==> flow/design.v <==
`timescale 1ns/1ns
 `timescale 1ns/1ns
module signed_shifter (input wire [4-1:0] i,
                       input wire signed [16:0] D,
                       output reg signed [16:0] Q);
always @ *
begin
Q = D >>> i;  
end
endmodule
 `timescale 1ns/1ns
module rotator (
    input wire clk,
    input wire rst,
    input wire signed  [16:0]    x_i,
    input wire signed  [16:0]    y_i,
    output wire signed [16:0]    x_o,
    output wire signed [16:0]    y_o
    );
    parameter integer iteration             = 0;  
    parameter signed [16:0] tangle = 0;  
    reg signed [16:0] x_1;
    reg signed [16:0] y_1;
    wire signed [16:0] x_i_shifted;
    wire signed [16:0] y_i_shifted;
    signed_shifter x_shifter(iteration,x_i,x_i_shifted);
    signed_shifter y_shifter(iteration,y_i,y_i_shifted);
    always @ (posedge clk)
        if (rst) begin
            x_1 <= 0;
            y_1 <= 0;
            end else begin
            if (y_i > 0) begin   
                x_1 <= x_i + y_i_shifted;  
                y_1 <= y_i - x_i_shifted;  
                end else begin
                x_1 <= x_i - y_i_shifted;  
                y_1 <= y_i + x_i_shifted;  
            end
        end
        assign x_o = x_1;
        assign y_o = y_1;
endmodule
 `timescale 1ns/1ns
module cordic (
    input wire clk,
    input wire rst,
    input wire                        valid_i,
    input wire signed [16:0]    x_i,
    input wire signed [16:0]    y_i,
    output wire                        valid_o,
    output wire signed [16:0]    x_o,
    output wire signed [16:0]    y_o
    );
    function [16:0] tanangle;
        input [3:0] i;
        begin
            case (i)
                4'b0000: tanangle = 17'd25735;     
                4'b0001: tanangle = 17'd15192;     
                4'b0010: tanangle = 17'd8027;      
                4'b0011: tanangle = 17'd4075;      
                4'b0100: tanangle = 17'd2045;      
                4'b0101: tanangle = 17'd1024;      
                4'b0110: tanangle = 17'd512;       
                4'b0111: tanangle = 17'd256;       
                4'b1000: tanangle = 17'd128;       
                4'b1001: tanangle = 17'd64;        
                4'b1010: tanangle = 17'd32;        
                4'b1011: tanangle = 17'd16;        
                4'b1100: tanangle = 17'd8;         
                4'b1101: tanangle = 17'd4;         
                4'b1110: tanangle = 17'd2;         
                4'b1111: tanangle = 17'd1;         
            endcase
        end
    endfunction
    wire signed [16:0] x [16-1:0];
    wire signed [16:0] y [16-1:0];
    assign x[0]    = x_i < 0  ? -x_i 
                                : x_i;
    assign y[0]    = y_i < 0  ? -y_i
                                : y_i;
    assign x_o     = x[16-1];
    assign y_o     = y[16-1];
    reg [16-2:0] valid_pipe;
    always @ (posedge clk)
        if (rst)
            valid_pipe <= 0;
        else
            valid_pipe <= {valid_pipe[16-3:0], valid_i};
    assign valid_o = valid_pipe[16-2];
    genvar i;
    generate
    for(i = 0;i<16-1;i = i+1)
    begin
        rotator #(.iteration(i), .tangle(tanangle(i))) U (clk,rst,x[i],y[i],x[i+1],y[i+1]);
    end
    endgenerate
endmodule
## Reports on cordic

Module cordic before and after one edit of its RTL, step after step.
"before" refers to lines of the RTL above, "after" to lines of the edited file.
"difference": "after" minus "before" as printed here. "rel. change": 100 x difference / "before".
Cell names lack the library's common part.
A cell with - has no value.

- Design top: cordic
- Clock: clk
- Library: sky130hd
- Library corner: tt_025C_1v80

## The edit

The edit as a unified diff against the file above.
A script made this edit. It changes what the design does and was not meant as an optimisation.

```diff
@@ -22,5 +22,5 @@
     reg signed [16:0] x_1;
     reg signed [16:0] y_1;
-    wire signed [16:0] x_i_shifted;
+    wire signed [12:0] x_i_shifted;
     wire signed [16:0] y_i_shifted;
     signed_shifter x_shifter(iteration,x_i,x_i_shifted);
```

## Elaborated design

Counts by Yosys on the flattened word-level netlist (proc, flatten, opt, wreduce). Print and check cells are left out. Cells with the same type and inputs are merged into one.

Operators by class:

| element | before | after | difference | rel. change (%) |
|---|---|---|---|---|
| add/subtract/negate cells | 61 | 62 | +1 | +1.64 |
| order comparisons | 17 | 17 | 0 | 0.00 |
| mux-type cells | 32 | 32 | 0 | 0.00 |

Operators by type and width:

| kind | before | after | difference | rel. change (%) |
|---|---|---|---|---|
| adder 17 x 13 -> 17 bit | 2 | 6 | +4 | +200.00 |
| subtractor 17 x 13 -> 17 bit | 2 | 6 | +4 | +200.00 |
| adder 17 x 14 -> 17 bit | 2 | 1 | -1 | -50.00 |
| adder 17 x 15 -> 17 bit | 2 | 1 | -1 | -50.00 |
| adder 17 x 16 -> 17 bit | 2 | 1 | -1 | -50.00 |
| subtractor 17 x 14 -> 17 bit | 2 | 1 | -1 | -50.00 |
| subtractor 17 x 15 -> 17 bit | 2 | 1 | -1 | -50.00 |
| subtractor 17 x 16 -> 17 bit | 2 | 1 | -1 | -50.00 |
| subtractor 17 bit | 2 | 1 | -1 | -50.00 |
| 2-to-1 mux 17 bit | 32 | 32 | 0 | 0.00 |
| greater-than comparator 17 x 1 -> 1 bit with constant B | 15 | 15 | 0 | 0.00 |
| adder 17 x 10 -> 17 bit | 2 | 2 | 0 | 0.00 |
| adder 17 x 11 -> 17 bit | 2 | 2 | 0 | 0.00 |
| adder 17 x 12 -> 17 bit | 2 | 2 | 0 | 0.00 |
| adder 17 x 3 -> 17 bit | 2 | 2 | 0 | 0.00 |
| adder 17 x 4 -> 17 bit | 2 | 2 | 0 | 0.00 |
| adder 17 x 5 -> 17 bit | 2 | 2 | 0 | 0.00 |
| adder 17 x 6 -> 17 bit | 2 | 2 | 0 | 0.00 |
| adder 17 x 7 -> 17 bit | 2 | 2 | 0 | 0.00 |
| adder 17 x 8 -> 17 bit | 2 | 2 | 0 | 0.00 |
| adder 17 x 9 -> 17 bit | 2 | 2 | 0 | 0.00 |
| less-than comparator 17 x 1 -> 1 bit with constant B | 2 | 2 | 0 | 0.00 |
| negation 17 bit | 2 | 2 | 0 | 0.00 |
| subtractor 17 x 10 -> 17 bit | 2 | 2 | 0 | 0.00 |
| subtractor 17 x 11 -> 17 bit | 2 | 2 | 0 | 0.00 |
| subtractor 17 x 12 -> 17 bit | 2 | 2 | 0 | 0.00 |
| subtractor 17 x 3 -> 17 bit | 2 | 2 | 0 | 0.00 |
| subtractor 17 x 4 -> 17 bit | 2 | 2 | 0 | 0.00 |

The list need not be complete.

Storage and ports:

| element | before | after | difference | rel. change (%) |
|---|---|---|---|---|
| register bits after elaboration | 525 | 525 | 0 | 0.00 |
| output and inout bits | 35 | 35 | 0 | 0.00 |
| elaborated cells | 141 | 142 | +1 | +0.71 |

## Longest topological paths

Yosys ltp: most cells in a row. Word level: on the elaborated netlist, between registers, memories and ports. Mapped: between sequential cells and ports; inverters and the memories' decode and read muxes count.

Logic depth:

| element | before | after | difference | rel. change (%) |
|---|---|---|---|---|
| depth after elaboration | 4 | 4 | 0 | 0.00 |
| ABC_AREA | 0 | 0 | - | - |
| gate-level depth with buffers | 22 | 21 | -1 | -4.55 |
| gate-level depth less buffers | 21 | 19 | -2 | -9.52 |

## After synthesis

Source: synth_stat.txt of the flow (Yosys; design flattened, memories mapped). It holds for the ABC_AREA given above (unset counts as 0); a run with the other value may have another netlist.

Synthesis totals:

| element | before | after | difference | rel. change (%) |
|---|---|---|---|---|
| mapped cells | 5291 | 5264 | -27 | -0.51 |
| synthesis area (um^2) | 41622.4 | 41970.3 | +347.9 | +0.84 |
| sequential part of the area (um^2) | 10490.1 | 10490.1 | 0.0 | 0.00 |
| flip-flop cells | 524 | 524 | 0 | 0.00 |
| buffers | 136 | 122 | -14 | -10.29 |

Cells by type:

| type | before | after | difference | rel. change (%) |
|---|---|---|---|---|
| inv_1 | 375 | 240 | -135 | -36.00 |
| xor2_1 | 208 | 284 | +76 | +36.54 |
| nor2_1 | 706 | 772 | +66 | +9.35 |
| o21a_1 | 24 | 68 | +44 | +183.33 |
| a21boi_0 | 49 | 11 | -38 | -77.55 |
| nor3_1 | 211 | 180 | -31 | -14.69 |
| a21o_1 | 115 | 91 | -24 | -20.87 |
| nand2b_1 | 69 | 49 | -20 | -28.99 |
| and3_1 | 47 | 67 | +20 | +42.55 |
| a21oi_1 | 380 | 399 | +19 | +5.00 |
| buf_1 | 21 | 4 | -17 | -80.95 |
| nor4_1 | 62 | 46 | -16 | -25.81 |
| ha_1 | 560 | 547 | -13 | -2.32 |
| o21ai_0 | 261 | 249 | -12 | -4.60 |
| nand2_1 | 339 | 328 | -11 | -3.24 |
| o31a_1 | 21 | 11 | -10 | -47.62 |
| o21ai_1 | 10 | 0 | -10 | -100.00 |
| nand3b_1 | 5 | 15 | +10 | +200.00 |

The list need not be complete.
By module: a second synthesis without flattening, with its own total; a netlist apart from the flattened one above.

Unflattened totals:

| element | before | after | difference | rel. change (%) |
|---|---|---|---|---|
| cell total of the unflattened synthesis | 8881 | 8988 | +107 | +1.20 |
| area total of the unflattened synthesis (um^2) | 75506.2 | 74998.2 | -508.0 | -0.67 |

Each row is one instance without its submodules.

By module, before:

| module | times used | cells | area (um^2) | seq. area (um^2) |
|---|---|---|---|---|
| signed_shifter | 30 | 102 | 948.4 | 0.0 |
| rotator | 1 | 404 | 3181.8 | 680.7 |
| rotator | 1 | 399 | 3159.3 | 680.7 |
| rotator | 1 | 380 | 3083.0 | 680.7 |
| rotator | 1 | 380 | 3083.0 | 680.7 |
| rotator | 1 | 380 | 3083.0 | 680.7 |
| rotator | 1 | 380 | 3083.0 | 680.7 |
| rotator | 1 | 380 | 3083.0 | 680.7 |
| rotator | 1 | 380 | 3083.0 | 680.7 |
| rotator | 1 | 380 | 3083.0 | 680.7 |
| rotator | 1 | 380 | 3083.0 | 680.7 |
| rotator | 1 | 379 | 3079.2 | 680.7 |
| rotator | 1 | 370 | 2976.6 | 680.7 |
| rotator | 1 | 370 | 2976.6 | 680.7 |

before: Further modules, not shown: 3.

By module, after:

| module | times used | cells | area (um^2) | seq. area (um^2) |
|---|---|---|---|---|
| signed_shifter | 30 | 102 | 948.4 | 0.0 |
| rotator | 1 | 394 | 3105.5 | 680.7 |
| rotator | 1 | 399 | 3076.7 | 680.7 |
| rotator | 1 | 390 | 3041.7 | 680.7 |
| rotator | 1 | 390 | 3041.7 | 680.7 |
| rotator | 1 | 390 | 3041.7 | 680.7 |
| rotator | 1 | 390 | 3041.7 | 680.7 |
| rotator | 1 | 390 | 3041.7 | 680.7 |
| rotator | 1 | 390 | 3041.7 | 680.7 |
| rotator | 1 | 390 | 3041.7 | 680.7 |
| rotator | 1 | 390 | 3041.7 | 680.7 |
| rotator | 1 | 390 | 3041.7 | 680.7 |
| rotator | 1 | 389 | 3037.9 | 680.7 |
| rotator | 1 | 369 | 2941.6 | 680.7 |

after: Further modules, not shown: 3.

## Worst setup path after synthesis

Source: OpenSTA report_checks on the synthesized netlist (no wires, ideal clock, input and output delay 20% of the period each), path of least setup slack; recovery checks are left aside. Register names are those of the netlist, which keeps one name where synthesis merged equal registers.

Timing post-synthesis:

| element | before | after | difference | rel. change (%) |
|---|---|---|---|---|
| kind | reg2reg | in2reg | - | - |
| start point | register genblk1[1].U.y_1[2] | input port y_i[8] | - | - |
| end point | register genblk1[2].U.x_1[16] | register genblk1[0].U.y_1[16] | - | - |
| clock period (ns) | 4.6 | 4.6 | 0.0 | 0.00 |
| setup time (ns) | 0.070 | 0.072 | +0.002 | - |
| arrival time (ns) | 4.746 | 5.257 | +0.511 | +10.77 |
| data required time (ns) | 4.530 | 4.528 | -0.002 | -0.04 |
| setup slack (ns) | -0.216 | -0.729 | -0.513 | - |
| delay of the path (ns) | 4.816 | 4.409 | -0.407 | -8.45 |
| stages | 22 | 19 | -3 | -13.64 |
| path buffers | 1 | 2 | +1 | +100.00 |
| synthesis period reached (ns) | 4.816 | 5.329 | +0.513 | +10.65 |

"delay of the path" is the arrival time less input delay plus setup time.
"stages" counts driving pins, that of a launching flip-flop among them; a cell with two outputs on the path counts twice.
"synthesis period reached" is the clock period less the worst setup slack; recovery checks do not enter. This is arithmetic on one report: input and output delays are still those of the set period (20% each).
Between the ends stands the longest chain of elaborated cells between them, by number of cells; it is not shown to be the way that was timed. Of several equally long chains one is given.
A line is the first line of the expression or statement that the cell stems from. Yosys adds cells for indexed reads and writes and turns some case tables into memories.
At most two assigning lines are given for a register; there are more.

On the way, post-synthesis, before:
- Path through: dfxtp_1 > inv_1 > ha_1 > or4b_2 > nor4b_1 > nand2_1 > or3_1 > nand2b_1 > buf_1 > nor2_1 > xnor2_1 > ha_1 > nor2b_1 > o21ai_0 > a21boi_0 > o21ai_0 > a21oi_1 > a41oi_1 > a211oi_1 > o31a_1 > or3_1 > a21oi_1
- Length of the longest elaborated chain: 2
- Elaborated cells on any way between the ends: 4
- RTL lines with such cells: 3
- Classes of those cells: 2 x add/sub; 1 x compare; 1 x mux

RTL lines, path post-synthesis, before:

| element | line | text |
|---|---|---|
| start: declaration | 23 | `reg signed [16:0] y_1;` |
| start: assignment | 35 | `y_1 <= y_i - x_i_shifted;` |
| start: assignment | 38 | `y_1 <= y_i + x_i_shifted;` |
| subtractor 17 x 15 -> 17 bit | 37 | `x_1 <= x_i - y_i_shifted;` |
| 2-to-1 mux 17 bit | 33 | `if (y_i > 0) begin` |
| end: assignment | 34 | `x_1 <= x_i + y_i_shifted;` |
| end: assignment | 37 |  |
| end: declaration | 22 | `reg signed [16:0] x_1;` |

On the way, post-synthesis, after:
- Path through: or3_1 > buf_2 > or4_4 > o31ai_1 > xor2_1 > and2_1 > a21oi_2 > clkbuf_1 > nand2_1 > xnor2_1 > fa_1 > a211oi_1 > o21ai_0 > a31oi_1 > o311ai_0 > a21o_1 > a21o_1 > nand2b_1 > mux2i_1
- Length of the longest elaborated chain: 4
- Elaborated cells on any way between the ends: 7
- RTL lines with such cells: 4
- Classes of those cells: 3 x add/sub; 2 x compare; 2 x mux

RTL lines, path post-synthesis, after:

| element | line | text |
|---|---|---|
| start: declaration | 50 | `input wire signed [16:0]    y_i,` |
| less-than comparator 17 x 1 -> 1 bit | 82 | `assign y[0]    = y_i < 0  ? -y_i` |
| 2-to-1 mux 17 bit | 82 |  |
| adder 17 x 13 -> 17 bit | 38 | `y_1 <= y_i + x_i_shifted;` |
| 2-to-1 mux 17 bit | 33 | `if (y_i > 0) begin` |
| end: assignment | 35 | `y_1 <= y_i - x_i_shifted;` |
| end: assignment | 38 |  |
| end: declaration | 23 | `reg signed [16:0] y_1;` |

## Timing after layout

Path of least setup slack in the final report of the runs of pair 1 (OpenROAD, finished layout, wires in). Where an end is a register, its clock arrival counts in the times.

Timing post-layout:

| element | before | after | difference | rel. change (%) |
|---|---|---|---|---|
| kind | reg2reg | in2reg | - | - |
| start point | register genblk1[1].U.y_1[3] | input port y_i[8] | - | - |
| end point | register genblk1[2].U.x_1[16] | register genblk1[0].U.y_1[15] | - | - |
| clock period (ns) | 4.6 | 4.6 | 0.0 | 0.00 |
| setup time (ns) | 0.07 | 0.11 | +0.04 | - |
| arrival time (ns) | 4.90 | 5.13 | +0.23 | +4.69 |
| data required time (ns) | 5.13 | 5.11 | -0.02 | -0.39 |
| setup slack (ns) | 0.23 | -0.02 | -0.25 | - |
| stages | 21 | 20 | -1 | -4.76 |
| path buffers | 1 | 3 | +2 | +200.00 |

Between the ends stands the longest chain of elaborated cells between them, by number of cells; it is not shown to be the way that was timed. Of several equally long chains one is given.
At most two assigning lines are given for a register; there are more.

On the way, post-layout, before:
- Path through: dfxtp_1 > inv_1 > ha_2 > or4b_4 > nor4b_4 > nand2_1 > or3_4 > nor2b_4 > buf_4 > o31ai_1 > xor2_1 > ha_1 > o21ai_2 > a21boi_2 > o21ai_2 > a21oi_2 > a41oi_2 > a211oi_2 > o31a_1 > or3_1 > a21oi_2
- Length of the longest elaborated chain: 2
- Elaborated cells on any way between the ends: 4
- RTL lines with such cells: 3
- Classes of those cells: 2 x add/sub; 1 x compare; 1 x mux

RTL lines, path post-layout, before:

| element | line | text |
|---|---|---|
| start: declaration | 23 | `reg signed [16:0] y_1;` |
| start: assignment | 35 | `y_1 <= y_i - x_i_shifted;` |
| start: assignment | 38 | `y_1 <= y_i + x_i_shifted;` |
| subtractor 17 x 15 -> 17 bit | 37 | `x_1 <= x_i - y_i_shifted;` |
| 2-to-1 mux 17 bit | 33 | `if (y_i > 0) begin` |
| end: assignment | 34 | `x_1 <= x_i + y_i_shifted;` |
| end: assignment | 37 |  |
| end: declaration | 22 | `reg signed [16:0] x_1;` |

On the way, post-layout, after:
- Path through: clkdlybuf4s50_1 > or3_4 > buf_8 > o41ai_4 > xnor2_2 > a211o_1 > nor3_4 > a21oi_4 > buf_12 > nand2_2 > xnor2_2 > ha_1 > a21o_1 > a21oi_2 > o31a_1 > a31oi_2 > a211o_1 > a21o_1 > a21oi_2 > mux2_4
- Length of the longest elaborated chain: 4
- Elaborated cells on any way between the ends: 7
- RTL lines with such cells: 4
- Classes of those cells: 3 x add/sub; 2 x compare; 2 x mux

RTL lines, path post-layout, after:

| element | line | text |
|---|---|---|
| start: declaration | 50 | `input wire signed [16:0]    y_i,` |
| less-than comparator 17 x 1 -> 1 bit | 82 | `assign y[0]    = y_i < 0  ? -y_i` |
| 2-to-1 mux 17 bit | 82 |  |
| adder 17 x 13 -> 17 bit | 38 | `y_1 <= y_i + x_i_shifted;` |
| 2-to-1 mux 17 bit | 33 | `if (y_i > 0) begin` |
| end: assignment | 35 | `y_1 <= y_i - x_i_shifted;` |
| end: assignment | 38 |  |
| end: declaration | 23 | `reg signed [16:0] y_1;` |

## Flow runs

Runs of the flow (Yosys, OpenROAD) on both versions; the two runs of a pair have the same settings. The constraints put input and output delay at 20% of the set period each and load the outputs with 0.01 pF.

Flow settings, pair 1:
- CORE_UTILIZATION: 40
- period_ns: 4.6
- CAP_MARGIN: 20
- CORE_MARGIN: 2
- SLEW_MARGIN: 20

Measured results, pair 1:

| element | before | after | difference | rel. change (%) |
|---|---|---|---|---|
| Yosys chip area after synthesis (um^2) | 41622.4 | 41970.3 | +347.9 | +0.84 |
| die area (um^2) | 106651.0 | 107532.0 | +881.0 | +0.83 |
| area of the standard cells in the finished layout (um^2) | 48024.8 | 49625.1 | +1600.3 | +3.33 |
| utilization of the finished layout | 0.465 | 0.478 | +0.013 | - |
| worst slack on setup checks (ns) | 0.235 | -0.018 | -0.253 | - |
| post-route setup TNS (ns) | 0.000 | -0.025 | -0.025 | - |
| worst hold slack after layout (ns) | 0.430 | 0.435 | +0.005 | - |
